==> flow/design.v <==
module mux #(parameter N = 32)(
    input  wire [N-1:0] a,
    input  wire [N-1:0] b,
    input  wire sel,
    output reg  [N-1:0] y
);
    always @(*) begin
        y = sel ? b : a;
    end
endmodule
module Extender(
    input  [23:0] Instr,
    input  [1:0]  ImmSrc,
    output reg [31:0] ExtImm
);
    always @(*) begin
        case (ImmSrc)
            2'b00: ExtImm = {24'b0, Instr[7:0]};
            2'b01: ExtImm = {20'b0, Instr[11:0]};
            2'b10: ExtImm = {{6{Instr[23]}}, Instr, 2'b00};
            default: ExtImm = 32'b0;
        endcase
    end
endmodule
module alu (
    input  [31:0] A,   
    input  [31:0] B,    
    input  [1:0]  ALUControl,
    output reg  [31:0] Result,
    output reg         N,     
    output reg         Z,     
    output reg         C,     
    output reg         V      
);
     reg [32:0] temp;
  always @(*) begin
   temp = 33'd0;
   case( ALUControl)
    2'b00: begin
     temp = {1'b0, A} + {1'b0, B};
     Result = A+B;
    end
    2'b01: begin
     temp = {1'b0, A} - {1'b0, B};
     Result = A-B;
    end
    2'b10: begin
     Result = A & B;
    end
    2'b11: begin
     Result = A | B;
    end
   endcase
    C = ~ALUControl[1] & temp[32];
    V =  ~(A[31]^B[31]^ALUControl[0]) & (A[31]^Result[31])&~ALUControl[1];
    N =  Result[31];
    Z = (Result==0);
  end
endmodule
module Register_file(
    input         clk,
    input         WE3,           
    input  [3:0]  A1,            
    input  [3:0]  A2,            
    input  [3:0]  A3,            
    input  [31:0] R15,           
    input  [31:0] WD3,           
    output [31:0] RD1,           
    output [31:0] RD2            
);
    reg [31:0] rf[0:15];
    integer i;
    assign RD1 = (A1 == 4'd15) ? R15 : rf[A1];
    assign RD2 = (A2 == 4'd15) ? R15 : rf[A2];
    always @(posedge clk) begin
        if (WE3 && (A3 != 4'd15)) begin
            rf[A3] <= WD3;
        end
    end
endmodule
module Datapath(
    input         clk,
    input         reset,
    input         PCSrc,
    input         MemtoReg,
    input         MemWrite,
    input         ALUSrc,
    input  [1:0]  ALUControl,
    input  [1:0]  ImmSrc,
    input         RegWrite,
    input  [1:0]  RegSrc,
    input  [31:0] Instr,
    input  [31:0] ReadData,
    output [31:0] PC,
    output [31:0] ALUResult,
    output [31:0] WriteData,
    output [31:0] SrcA,
    output [31:0] SrcB,
    output [31:0] ExtImm,
    output [31:0] RD1,
    output [31:0] RD2,
    output        N,
    output        Z,
    output        C,
    output        V
);
    wire [31:0] PCNext, PCPlus4, PCPlus8;
    wire [31:0] Result;
    wire [31:0] RD;
    wire [3:0] RA1, RA2;
    reg [31:0] PCReg;
    assign PC = PCReg;
    always @(posedge clk or posedge reset) begin
        if(reset) PCReg<=0;
        else PCReg <= PCNext;
    end
    assign PCPlus4 = PC + 32'd4;
    assign PCPlus8 = PC + 32'd8;
    assign RD = Instr;
    mux #(.N(4)) muxA (
        .a(RD[19:16]),
        .b(4'b1111),
        .sel(RegSrc[0]),
        .y(RA1)
    );
    mux #(.N(4)) muxB (
        .a(RD[3:0]),
        .b(RD[15:12]),
        .sel(RegSrc[1]),
        .y(RA2)
    );
    Register_file rf (
        .clk(clk),
        .WE3(RegWrite),
        .A1(RA1),
        .A2(RA2),
        .A3(RD[15:12]),
        .R15(PCPlus8),
        .WD3(Result),
        .RD1(RD1),
        .RD2(RD2)
    );
    assign SrcA = RD1;
    assign WriteData = RD2;
    Extender ext (
        .Instr(RD[23:0]),
        .ImmSrc(ImmSrc),
        .ExtImm(ExtImm)
    );
    mux #(.N(32)) muxSrcB (
        .a(RD2),
        .b(ExtImm),
        .sel(ALUSrc),
        .y(SrcB)
    );
    alu ALU_inst (
        .A(SrcA),
        .B(SrcB),
        .ALUControl(ALUControl),
        .Result(ALUResult),
        .N(N),
        .Z(Z),
        .C(C),
        .V(V)
    );
    mux #(.N(32)) muxResult (
        .a(ALUResult),
        .b(ReadData),
        .sel(MemtoReg),
        .y(Result)
    );
    mux #(.N(32)) muxPC (
        .a(PCPlus4),
        .b(Result),
        .sel(PCSrc),
        .y(PCNext)
    );
endmodule
module Condition_Check(
  input  [3:0] Cond,
  input        N, Z, C, V,
  output reg   CondEx
);
  always @(*) begin
    case(Cond)
      4'b0000: CondEx = Z;                     
      4'b0001: CondEx = ~Z;                    
      4'b0010: CondEx = C;                     
      4'b0011: CondEx = ~C;                    
      4'b0100: CondEx = N;                     
      4'b0101: CondEx = ~N;                    
      4'b0110: CondEx = V;                     
      4'b0111: CondEx = ~V;                    
      4'b1000: CondEx = C & ~Z;                
      4'b1001: CondEx = (~C) | Z;              
      4'b1010: CondEx = ~(N ^ V);              
      4'b1011: CondEx =  (N ^ V);              
      4'b1100: CondEx = (~Z) & ~(N ^ V);       
      4'b1101: CondEx = Z | (N ^ V);           
      4'b1110: CondEx = 1'b1;                  
      default: CondEx = 1'bx;
    endcase
  end
endmodule
module Decoder (
    input  [1:0] Op,
    input  [5:0] Funct,
    input  [3:0] Rd,
    output [1:0] FlagW,
    output       PCS,
    output       RegW,
    output       MemW,
    output       MemtoReg,
    output       ALUSrc,
    output [1:0] ImmSrc,
    output [1:0] RegSrc,
    output [1:0] ALUControl
);
    reg  [9:0] controls;
    reg  [1:0] FlagW_r;
    reg  [1:0] ALUControl_r;
    wire Branch;
    wire ALUOp;
    assign FlagW      = FlagW_r;
    assign ALUControl = ALUControl_r;
    always @(*) begin
        case (Op)
            2'b00: begin
                if (Funct[5])        
                    controls = 10'b0000101001;
                else                 
                    controls = 10'b0000001001;
            end
            2'b01: begin
                if (Funct[0])        
                    controls = 10'b0001111000;
                else                 
                    controls = 10'b1001110100;
            end
            2'b10: begin
                controls = 10'b0110100010;
            end
            default: begin
                controls = 10'b0000000000;
            end
        endcase
    end
    assign { RegSrc,
             ImmSrc,
             ALUSrc,
             MemtoReg,
             RegW,
             MemW,
             Branch,
             ALUOp } = controls;
    always @(*) begin
        if (ALUOp) begin
            case (Funct[4:1])
                4'b0100: ALUControl_r = 2'b00;  
                4'b0010: ALUControl_r = 2'b01;  
                4'b0000: ALUControl_r = 2'b10;  
                4'b1100: ALUControl_r = 2'b11;  
                default: ALUControl_r = 2'b00;
            endcase
            FlagW_r[1] = Funct[0];
            FlagW_r[0] = Funct[0] &
                        ((ALUControl_r == 2'b00) |
                         (ALUControl_r == 2'b01));
        end
        else begin
            ALUControl_r = 2'b00;
            FlagW_r      = 2'b00;
        end
    end
    assign PCS = ((Rd == 4'b1111) & RegW) | Branch;
endmodule
module Control_Unit(
   input clk,
   input reset,
   input [3:0]Rd,
   input  [1:0] Op,
   input  [5:0] Funct,
   input  [3:0] Cond,
   input  N, Z, C, V,
   output         PCSrc,
   output         MemtoReg,
   output         MemWrite,
   output  [1:0]  ALUControl,
   output  [1:0]  ImmSrc,
   output         RegWrite,
   output         ALUSrc,
   output  [1:0]  RegSrc
    );
    wire PCS;
    wire RegW;
    wire MemW;
    wire CondEx;
    wire [1:0] FlagW;
    wire [1:0] FlagWrite;
    reg N_reg, Z_reg, C_reg, V_reg;
    assign FlagWrite = FlagW & {CondEx, CondEx};
   assign PCSrc = PCS & CondEx;
   assign RegWrite = RegW & CondEx;
   assign MemWrite = MemW & CondEx;
    always @(posedge clk or posedge reset) begin
    if (reset) begin
        N_reg <= 1'b0;
        Z_reg <= 1'b0;
        C_reg <= 1'b0;
        V_reg <= 1'b0;
    end else begin
        if (FlagWrite[1]) begin
            N_reg <= N;
            Z_reg <= Z;
        end
        if (FlagWrite[0]) begin
            C_reg <= C;
            V_reg <= V;
        end
    end
end
    Decoder decoder(
        .Rd(Rd),
        .Op(Op),
        .Funct(Funct),
        .PCS(PCS),
        .RegW(RegW),
        .MemW(MemW),
        .MemtoReg(MemtoReg),
        .ALUSrc(ALUSrc),
        .ImmSrc(ImmSrc),
        .RegSrc(RegSrc),
        .ALUControl(ALUControl),
        .FlagW(FlagW)
    );
    Condition_Check cond_check(
        .Cond(Cond),
        .N(N_reg), .Z(Z_reg), .C(C_reg), .V(V_reg),
        .CondEx(CondEx)
    );
endmodule
module top (
    input         clk,
    input         reset,
    output [31:0] PC,
    input  [31:0] Instr,
    output        MemWrite,
    output [31:0] DataAdr,
    output [31:0] WriteData,
    input  [31:0] ReadData
);
    wire        PCSrc;
    wire        MemtoReg;
    wire [1:0]  ALUControl;
    wire [1:0]  ImmSrc;
    wire        RegWrite;
    wire        ALUSrc;
    wire [1:0]  RegSrc;
    wire [31:0] ALUResult;
    wire [31:0] SrcA, SrcB, ExtImm;
    wire [31:0] RD1, RD2;
    wire N, Z, C, V;
    assign DataAdr = ALUResult;
    wire [3:0]  Cond;
    wire [1:0]  Op;
    wire [5:0]  Funct;
    wire [3:0]  Rd;
    Datapath datapath_inst (
        .clk(clk),
        .reset(reset),
        .PCSrc(PCSrc),
        .MemtoReg(MemtoReg),
        .MemWrite(MemWrite),
        .ALUSrc(ALUSrc),
        .ALUControl(ALUControl),
        .ImmSrc(ImmSrc),
        .RegWrite(RegWrite),
        .RegSrc(RegSrc),
        .Instr(Instr),
        .N(N), .Z(Z), .C(C), .V(V),
        .PC(PC),
        .ALUResult(ALUResult),
        .WriteData(WriteData),
        .ReadData(ReadData),
        .SrcA(SrcA),
        .SrcB(SrcB),
        .ExtImm(ExtImm),
        .RD1(RD1),
        .RD2(RD2)
    );
    assign Cond  = Instr[31:28];
    assign Op    = Instr[27:26];
    assign Funct = { Instr[25], Instr[24:21], Instr[20] };  
    assign Rd    = Instr[15:12];
    Control_Unit control_inst (
        .clk(clk),
        .reset(reset),
        .Rd(Rd),
        .Op(Op),
        .Funct(Funct),
        .Cond(Cond),
        .N(N), .Z(Z), .C(C), .V(V),
        .PCSrc(PCSrc),
        .MemtoReg(MemtoReg),
        .MemWrite(MemWrite),
        .ALUControl(ALUControl),
        .ImmSrc(ImmSrc),
        .RegWrite(RegWrite),
        .ALUSrc(ALUSrc),
        .RegSrc(RegSrc)
    );
endmodule
# Reports on top
# Tool output for the design above before and after an edit, in the order of the flow.
# Lines under "orig" count in the file above, lines under "edited" in the edited file.
# "delta" is "edited" less "orig", of the values as shown.
# Operators carry their Yosys type and port widths (W data, S select, Z words).
# The mark - stands for no value.
# setup
design	top
clk_port	clk
lib	sky130hd
lib_corner	tt_025C_1v80

# Diff
# Unified diff, file above to edited file.
# The edited RTL no longer does the same as the RTL above: the edit was made by script, with no optimisation intended.
# begin of diff
@@ -118,10 +118,5 @@
     assign PCPlus8 = PC + 32'd8;
     assign RD = Instr;
-    mux #(.N(4)) muxA (
-        .a(RD[19:16]),
-        .b(4'b1111),
-        .sel(RegSrc[0]),
-        .y(RA1)
-    );
+    assign RA1 = 0;
     mux #(.N(4)) muxB (
         .a(RD[3:0]),
# end of diff

# Word-level counts
# Counts by Yosys on the flattened word-level netlist (proc, flatten, opt, wreduce; memories kept). Register bits leave out memories and registers merged into their read ports (data or address). Print and check cells are left out.
# Memory sizes are those after Yosys's memory passes, which may raise the word count (mostly to a power of two), join words into wider ones and drop unused or constant bits.
# classes
element	orig	edited	delta
eq_ne	28	27	-1
reduce_logical	9	9	0
add_sub_neg	6	6	0
logic	28	28	0
mux	22	20	-2
# op_table
op	orig	edited	delta
$eq A4 B4 Y1 const B	11	10	-1
$mux W32	6	5	-1
$mux W4	3	2	-1
$and A1 B1 Y1	10	10	0
$not A1 Y1	7	7	0
$eq A2 B1 Y1 const B	4	4	0
$eq A2 B2 Y1 const B	4	4	0
$eq A4 B3 Y1 const B	4	4	0
$logic_not A2 Y1	4	4	0
$or A1 B1 Y1	4	4	0
$xor A1 B1 Y1	4	4	0
$eq A4 B2 Y1 const B	3	3	0
$mux W1	3	3	0
$logic_not A4 Y1	2	2	0
$mux W2	2	2	0
$add A32 B3 Y32 const B	1	1	0
$add A32 B32 Y32	1	1	0
$add A32 B32 Y33	1	1	0
$add A32 B4 Y32 const B	1	1	0
$and A2 B2 Y2	1	1	0
$and A32 B32 Y32	1	1	0
$eq A4 B1 Y1 const B	1	1	0
$logic_and A1 B1 Y1	1	1	0
$logic_not A32 Y1	1	1	0
$mux W10	1	1	0
$mux W6	1	1	0
$ne A4 B4 Y1 const B	1	1	0
$or A32 B32 Y32	1	1	0
# The list need not be complete.
# bits
element	orig	edited	delta
word_cells	99	96	-3
ramBits	512	512	0
n_memories	1	1	0
output_inout_bits	97	97	0
reg_bits	36	36	0
# memory_table
element	orig	edited
mem_shapes	datapath_inst.rf.rf 16 x 32 bit 2R1W	datapath_inst.rf.rf 16 x 32 bit 2R1W

# Depth
# Longest topological path by Yosys (ltp), each cell counted once; first at word level (registers and memories cut), then after technology mapping (sequential cells cut; the memories' decode and read muxes count).
# logic_depth
element	orig	edited	delta
ltp_word	11	11	0
abc_area	0	0	-
mapped_depth	32	35	3
mapped_depth_nobuf	27	30	3

# After synthesis
# Source: synth_stat.txt of the flow (Yosys; design flattened, memories mapped). It holds for the ABC_AREA given above (unset counts as 0); a run with the other value may have another netlist.
# synth_totals
element	orig	edited	delta
cells	3120	2318	-802
ffs	541	516	-25
synth_area_um2	34184.0	27322.5	-6861.5
# by_type
cell_type	orig	edited	delta
sky130_fd_sc_hd__mux2i_1	266	138	-128
sky130_fd_sc_hd__clkbuf_1	139	57	-82
sky130_fd_sc_hd__mux4_2	73	12	-61
sky130_fd_sc_hd__a31oi_1	81	27	-54
sky130_fd_sc_hd__nand2_1	327	276	-51
sky130_fd_sc_hd__o21ai_0	139	94	-45
sky130_fd_sc_hd__buf_2	82	38	-44
sky130_fd_sc_hd__o22ai_1	55	12	-43
sky130_fd_sc_hd__mux2_2	91	50	-41
sky130_fd_sc_hd__nand3_1	86	47	-39
sky130_fd_sc_hd__a221oi_1	47	12	-35
sky130_fd_sc_hd__nor2b_1	35	7	-28
sky130_fd_sc_hd__edfxtp_1	505	480	-25
sky130_fd_sc_hd__o221ai_1	37	13	-24
sky130_fd_sc_hd__a21oi_1	143	120	-23
sky130_fd_sc_hd__nor3_1	51	29	-22
sky130_fd_sc_hd__a2111oi_0	32	12	-20
sky130_fd_sc_hd__nor4_1	31	15	-16
# The list need not be complete.
# By module: a second synthesis without flattening, with its own total; a netlist apart from the flattened one above.
# hier_totals
element	orig	edited	delta
cells_unflattened	2346	2342	-4
area_unflattened_um2	32542.5	32497.4	-45.1
# Rows give one instance, submodules left out.
# by_module_orig
module	instances	n_cells	area_um2
Register_file	1	1310	23881.7
alu	1	537	3583.4
Datapath	1	272	2462.4
mux #(N=32)	3	36	544.3
Extender	1	37	271.5
Condition_Check	1	32	230.2
Decoder	1	28	211.5
Control_Unit	1	14	178.9
mux #(N=4)	2	4	45.0
top	1	0	0.0
# by_module_edited
module	instances	n_cells	area_um2
Register_file	1	1310	23881.7
alu	1	537	3583.4
Datapath	1	272	2462.4
mux #(N=32)	3	36	544.3
Extender	1	37	271.5
Condition_Check	1	32	230.2
Decoder	1	28	211.5
Control_Unit	1	14	178.9
mux #(N=4)	1	4	45.0
top	1	0	0.0

# Path before layout
# Source: OpenSTA report_checks on the synthesized netlist (no wires, ideal clock, input and output delay 20% of the period each), path of least setup slack; recovery checks are left aside. Register names are those of the netlist, which keeps one name where synthesis merged equal registers.
# synth_path
element	orig	edited	delta
path_kind	input to output	input to output	-
startpoint	input port Instr[26]	input port Instr[27]	-
endpoint	output port DataAdr[30]	output port DataAdr[31]	-
path_stages	28	33	5
input_delay_ps	2200	2200	0
clock_period_ps	11000	11000	0
t_arrival_ps	7919	8805	886
path_buffers	6	7	1
delay_ps	5719	6605	886
setup_slack_ps	881	-5	-886
launch_ps	2200	2200	0
synth_period_reached_ps	10119	11005	886
# "delay_ps" is the arrival time less input delay plus setup time.
# At an output port there is no setup time.
# "path_stages": output pins that drive a net of the path, with the launching flip-flop's if there is one; two outputs of one cell count as two.
# "synth_period_reached_ps" = period - worst setup slack (recovery checks aside). The figure is calculated, with input and output delays left at 20% of the set period.
# The rows between start and end are the longest chain of elaborated cells between them; the timing report does not say that the signal goes this way. Where chains are equally long, one stands for them.
# Each line given opens the expression or statement behind the cell; cells for indexed reads and writes are added by Yosys, which also makes memories of some case tables.
# A memory read counts as a cell of the chain, while the word-level depth stops at memories.
# synth_between_orig
cell_sequence	sky130_fd_sc_hd__ha_1 -> sky130_fd_sc_hd__buf_2 -> sky130_fd_sc_hd__or3b_1 -> sky130_fd_sc_hd__buf_6 -> sky130_fd_sc_hd__a21oi_2 -> sky130_fd_sc_hd__buf_4 -> sky130_fd_sc_hd__buf_4 -> sky130_fd_sc_hd__buf_6 -> sky130_fd_sc_hd__buf_6 -> sky130_fd_sc_hd__mux2i_1 -> sky130_fd_sc_hd__a211o_1 -> sky130_fd_sc_hd__a41oi_2 -> sky130_fd_sc_hd__ha_1 -> sky130_fd_sc_hd__nand2_1 -> sky130_fd_sc_hd__o21a_1 -> sky130_fd_sc_hd__nor4b_4 -> sky130_fd_sc_hd__a21oi_1 -> sky130_fd_sc_hd__xnor2_1 -> sky130_fd_sc_hd__ha_1 -> sky130_fd_sc_hd__nand4_1 -> sky130_fd_sc_hd__or4_1 -> sky130_fd_sc_hd__a211o_1 -> sky130_fd_sc_hd__nand3_1 -> sky130_fd_sc_hd__o22ai_1 -> sky130_fd_sc_hd__o21ai_0 -> sky130_fd_sc_hd__a31o_2 -> sky130_fd_sc_hd__xnor2_1 -> sky130_fd_sc_hd__o21ai_0
elab_chain_len	8
# synth_lines_orig
element	line	rtl
start, declared	346	input  [31:0] Instr,
$eq A2 B2 Y1	227	case (Op)
$pmux W10 S3	227
$mux W4	8	y = sel ? b : a;
$mem_v2 Z16 W32	71	reg [31:0] rf[0:15];
$mux W32	74	assign RD2 = (A2 == 4'd15) ? R15 : rf[A2];
$mux W32	8
$sub A32 B32 Y32	45	Result = A-B;
$pmux W32 S4	38	case( ALUControl)
end, declared	348	output [31:0] DataAdr,
# synth_between_edited
cell_sequence	sky130_fd_sc_hd__inv_1 -> sky130_fd_sc_hd__ha_1 -> sky130_fd_sc_hd__and3b_1 -> sky130_fd_sc_hd__buf_4 -> sky130_fd_sc_hd__a21o_4 -> sky130_fd_sc_hd__buf_4 -> sky130_fd_sc_hd__buf_2 -> sky130_fd_sc_hd__buf_1 -> sky130_fd_sc_hd__clkbuf_1 -> sky130_fd_sc_hd__nor4_1 -> sky130_fd_sc_hd__o32ai_1 -> sky130_fd_sc_hd__mux2i_1 -> sky130_fd_sc_hd__o21ai_0 -> sky130_fd_sc_hd__ha_1 -> sky130_fd_sc_hd__inv_1 -> sky130_fd_sc_hd__a2111oi_2 -> sky130_fd_sc_hd__and2_1 -> sky130_fd_sc_hd__nand2_1 -> sky130_fd_sc_hd__o21ai_0 -> sky130_fd_sc_hd__xnor2_1 -> sky130_fd_sc_hd__ha_1 -> sky130_fd_sc_hd__clkbuf_1 -> sky130_fd_sc_hd__nand4_1 -> sky130_fd_sc_hd__nor2_1 -> sky130_fd_sc_hd__a2111oi_0 -> sky130_fd_sc_hd__a31oi_1 -> sky130_fd_sc_hd__a22oi_1 -> sky130_fd_sc_hd__o21ai_1 -> sky130_fd_sc_hd__or4_1 -> sky130_fd_sc_hd__a31oi_1 -> sky130_fd_sc_hd__xor2_1 -> sky130_fd_sc_hd__o21ai_1 -> sky130_fd_sc_hd__buf_4
elab_chain_len	8
# synth_lines_edited
element	line	rtl
start, declared	341	input  [31:0] Instr,
$eq A2 B2 Y1	222	case (Op)
$pmux W10 S3	222
$mux W4	8	y = sel ? b : a;
$mem_v2 Z16 W32	71	reg [31:0] rf[0:15];
$mux W32	74	assign RD2 = (A2 == 4'd15) ? R15 : rf[A2];
$mux W32	8
$sub A32 B32 Y32	45	Result = A-B;
$pmux W32 S4	38	case( ALUControl)
end, declared	343	output [31:0] DataAdr,
# Nets of the timed path that keep an RTL name, with a line that drives or declares them; the list need not be complete.
# synth_named_nets_edited
net	line
WriteData[0]	74
N	38

# Path in the finished layout
# From the final timing report of the runs of set A: the path of least setup slack in the routed layout; clock arrival at registers is part of the times.
# The report prints the path's times to 10 ps; the period is as set.
# layout_path
element	orig	edited	delta
path_kind	input to output	input to output	-
startpoint	input port Instr[27]	input port Instr[27]	-
endpoint	output port DataAdr[29]	output port DataAdr[31]	-
input_delay_ps	2200	2200	0
path_stages	33	32	-1
launch_ps	2200	2200	0
clock_period_ps	11000	11000	0
path_buffers	13	6	-7
setup_slack_ps	670	660	-10
t_arrival_ps	8130	8140	10
# The rows between start and end are the longest chain of elaborated cells between them; the timing report does not say that the signal goes this way. Where chains are equally long, one stands for them.
# A memory read counts as a cell of the chain, while the word-level depth stops at memories.
# layout_between_orig
cell_sequence	sky130_fd_sc_hd__buf_8 -> sky130_fd_sc_hd__buf_6 -> sky130_fd_sc_hd__ha_4 -> sky130_fd_sc_hd__or3b_4 -> sky130_fd_sc_hd__buf_12 -> sky130_fd_sc_hd__a21oi_4 -> sky130_fd_sc_hd__buf_12 -> sky130_fd_sc_hd__buf_12 -> sky130_fd_sc_hd__buf_12 -> sky130_fd_sc_hd__mux2i_1 -> sky130_fd_sc_hd__o211ai_1 -> sky130_fd_sc_hd__o31ai_2 -> sky130_fd_sc_hd__buf_4 -> sky130_fd_sc_hd__nor3_2 -> sky130_fd_sc_hd__buf_4 -> sky130_fd_sc_hd__buf_6 -> sky130_fd_sc_hd__nor4b_4 -> sky130_fd_sc_hd__buf_6 -> sky130_fd_sc_hd__a21oi_4 -> sky130_fd_sc_hd__xnor2_2 -> sky130_fd_sc_hd__ha_1 -> sky130_fd_sc_hd__buf_6 -> sky130_fd_sc_hd__nand2_4 -> sky130_fd_sc_hd__nor4_4 -> sky130_fd_sc_hd__o2111ai_2 -> sky130_fd_sc_hd__a41o_1 -> sky130_fd_sc_hd__o21ai_2 -> sky130_fd_sc_hd__buf_4 -> sky130_fd_sc_hd__a31o_4 -> sky130_fd_sc_hd__a21oi_2 -> sky130_fd_sc_hd__xnor2_1 -> sky130_fd_sc_hd__o2bb2ai_1 -> sky130_fd_sc_hd__buf_2
elab_chain_len	8
# layout_lines_orig
element	line	rtl
start, declared	346	input  [31:0] Instr,
$eq A2 B2 Y1	227	case (Op)
$pmux W10 S3	227
$mux W4	8	y = sel ? b : a;
$mem_v2 Z16 W32	71	reg [31:0] rf[0:15];
$mux W32	74	assign RD2 = (A2 == 4'd15) ? R15 : rf[A2];
$mux W32	8
$sub A32 B32 Y32	45	Result = A-B;
$pmux W32 S4	38	case( ALUControl)
end, declared	348	output [31:0] DataAdr,
# layout_between_edited
cell_sequence	sky130_fd_sc_hd__buf_12 -> sky130_fd_sc_hd__inv_12 -> sky130_fd_sc_hd__ha_4 -> sky130_fd_sc_hd__buf_6 -> sky130_fd_sc_hd__nand3b_1 -> sky130_fd_sc_hd__a21boi_4 -> sky130_fd_sc_hd__buf_8 -> sky130_fd_sc_hd__buf_12 -> sky130_fd_sc_hd__o211ai_1 -> sky130_fd_sc_hd__a31oi_1 -> sky130_fd_sc_hd__mux2i_2 -> sky130_fd_sc_hd__o21ai_2 -> sky130_fd_sc_hd__ha_4 -> sky130_fd_sc_hd__inv_4 -> sky130_fd_sc_hd__a2111oi_4 -> sky130_fd_sc_hd__and2_4 -> sky130_fd_sc_hd__nand2_4 -> sky130_fd_sc_hd__o21ai_2 -> sky130_fd_sc_hd__xor2_1 -> sky130_fd_sc_hd__ha_1 -> sky130_fd_sc_hd__nand4_1 -> sky130_fd_sc_hd__buf_6 -> sky130_fd_sc_hd__nor3_4 -> sky130_fd_sc_hd__a2111oi_4 -> sky130_fd_sc_hd__a31oi_4 -> sky130_fd_sc_hd__a22oi_2 -> sky130_fd_sc_hd__o21ai_2 -> sky130_fd_sc_hd__or4_1 -> sky130_fd_sc_hd__a31oi_2 -> sky130_fd_sc_hd__xor2_1 -> sky130_fd_sc_hd__o21ai_2 -> sky130_fd_sc_hd__buf_2
elab_chain_len	8
# layout_lines_edited
element	line	rtl
start, declared	341	input  [31:0] Instr,
$eq A2 B2 Y1	222	case (Op)
$pmux W10 S3	222
$mux W4	8	y = sel ? b : a;
$mem_v2 Z16 W32	71	reg [31:0] rf[0:15];
$mux W32	74	assign RD2 = (A2 == 4'd15) ? R15 : rf[A2];
$mux W32	8
$sub A32 B32 Y32	45	Result = A-B;
$pmux W32 S4	38	case( ALUControl)
end, declared	343	output [31:0] DataAdr,

# Measured runs
# Runs of the flow (Yosys, OpenROAD) on both versions; the two runs of a pair have the same settings. The constraints put input and output delay at 20% of the set period each and load the outputs with 0.01 pF.
# flow_settings_set_A
CORE_UTILIZATION	40
PLACE_DENSITY	0.6
SETUP_SLACK_MARGIN	5
period_ns	11.0
CAP_MARGIN	20
CORE_MARGIN	2
SLEW_MARGIN	20
# measured_set_A
element	orig	edited	delta
utilization_pct	55.5	57.8	2.3
power.total_mw	9.916	7.203	-2.713
post_synth_area_um2	34184.0	27322.5	-6861.5
clock_period_reached_ps	10325	10340	15
tns_setup_ps	0	0	0
timing.setup.ws_ps	675	660	-15
total_die_area_um2	87814.4	70413.3	-17401.1
# flow_settings_set_B
ABC_AREA	1
CELL_PAD_IN_SITES_GLOBAL_PLACEMENT	2
CORE_ASPECT_RATIO	0.89
CORE_UTILIZATION	20
CTS_CLUSTER_SIZE	15
GPL_ROUTABILITY_DRIVEN	0
HOLD_SLACK_MARGIN	-0.07
MAX_ROUTING_LAYER	met5
SETUP_SLACK_MARGIN	0.21
period_ns	8.95
CAP_MARGIN	20
CORE_MARGIN	2
SLEW_MARGIN	20
# measured_set_B
element	orig	edited	delta
utilization_pct	27.5	28.4	0.9
power.total_mw	10.729	8.800	-1.929
post_synth_area_um2	34742.1	28625.0	-6117.1
clock_period_reached_ps	8573	8546	-27
tns_setup_ps	0	0	0
timing.setup.ws_ps	377	404	27
total_die_area_um2	177066.0	146172.0	-30894.0
# "clock_period_reached_ps" is the run's clock period less its worst setup slack. It is reckoned from that one timing run; input and output delays stay at 20% of the period that was set.
# "power.total_mw": no workload was simulated; the value follows from the tool's default switching activity.
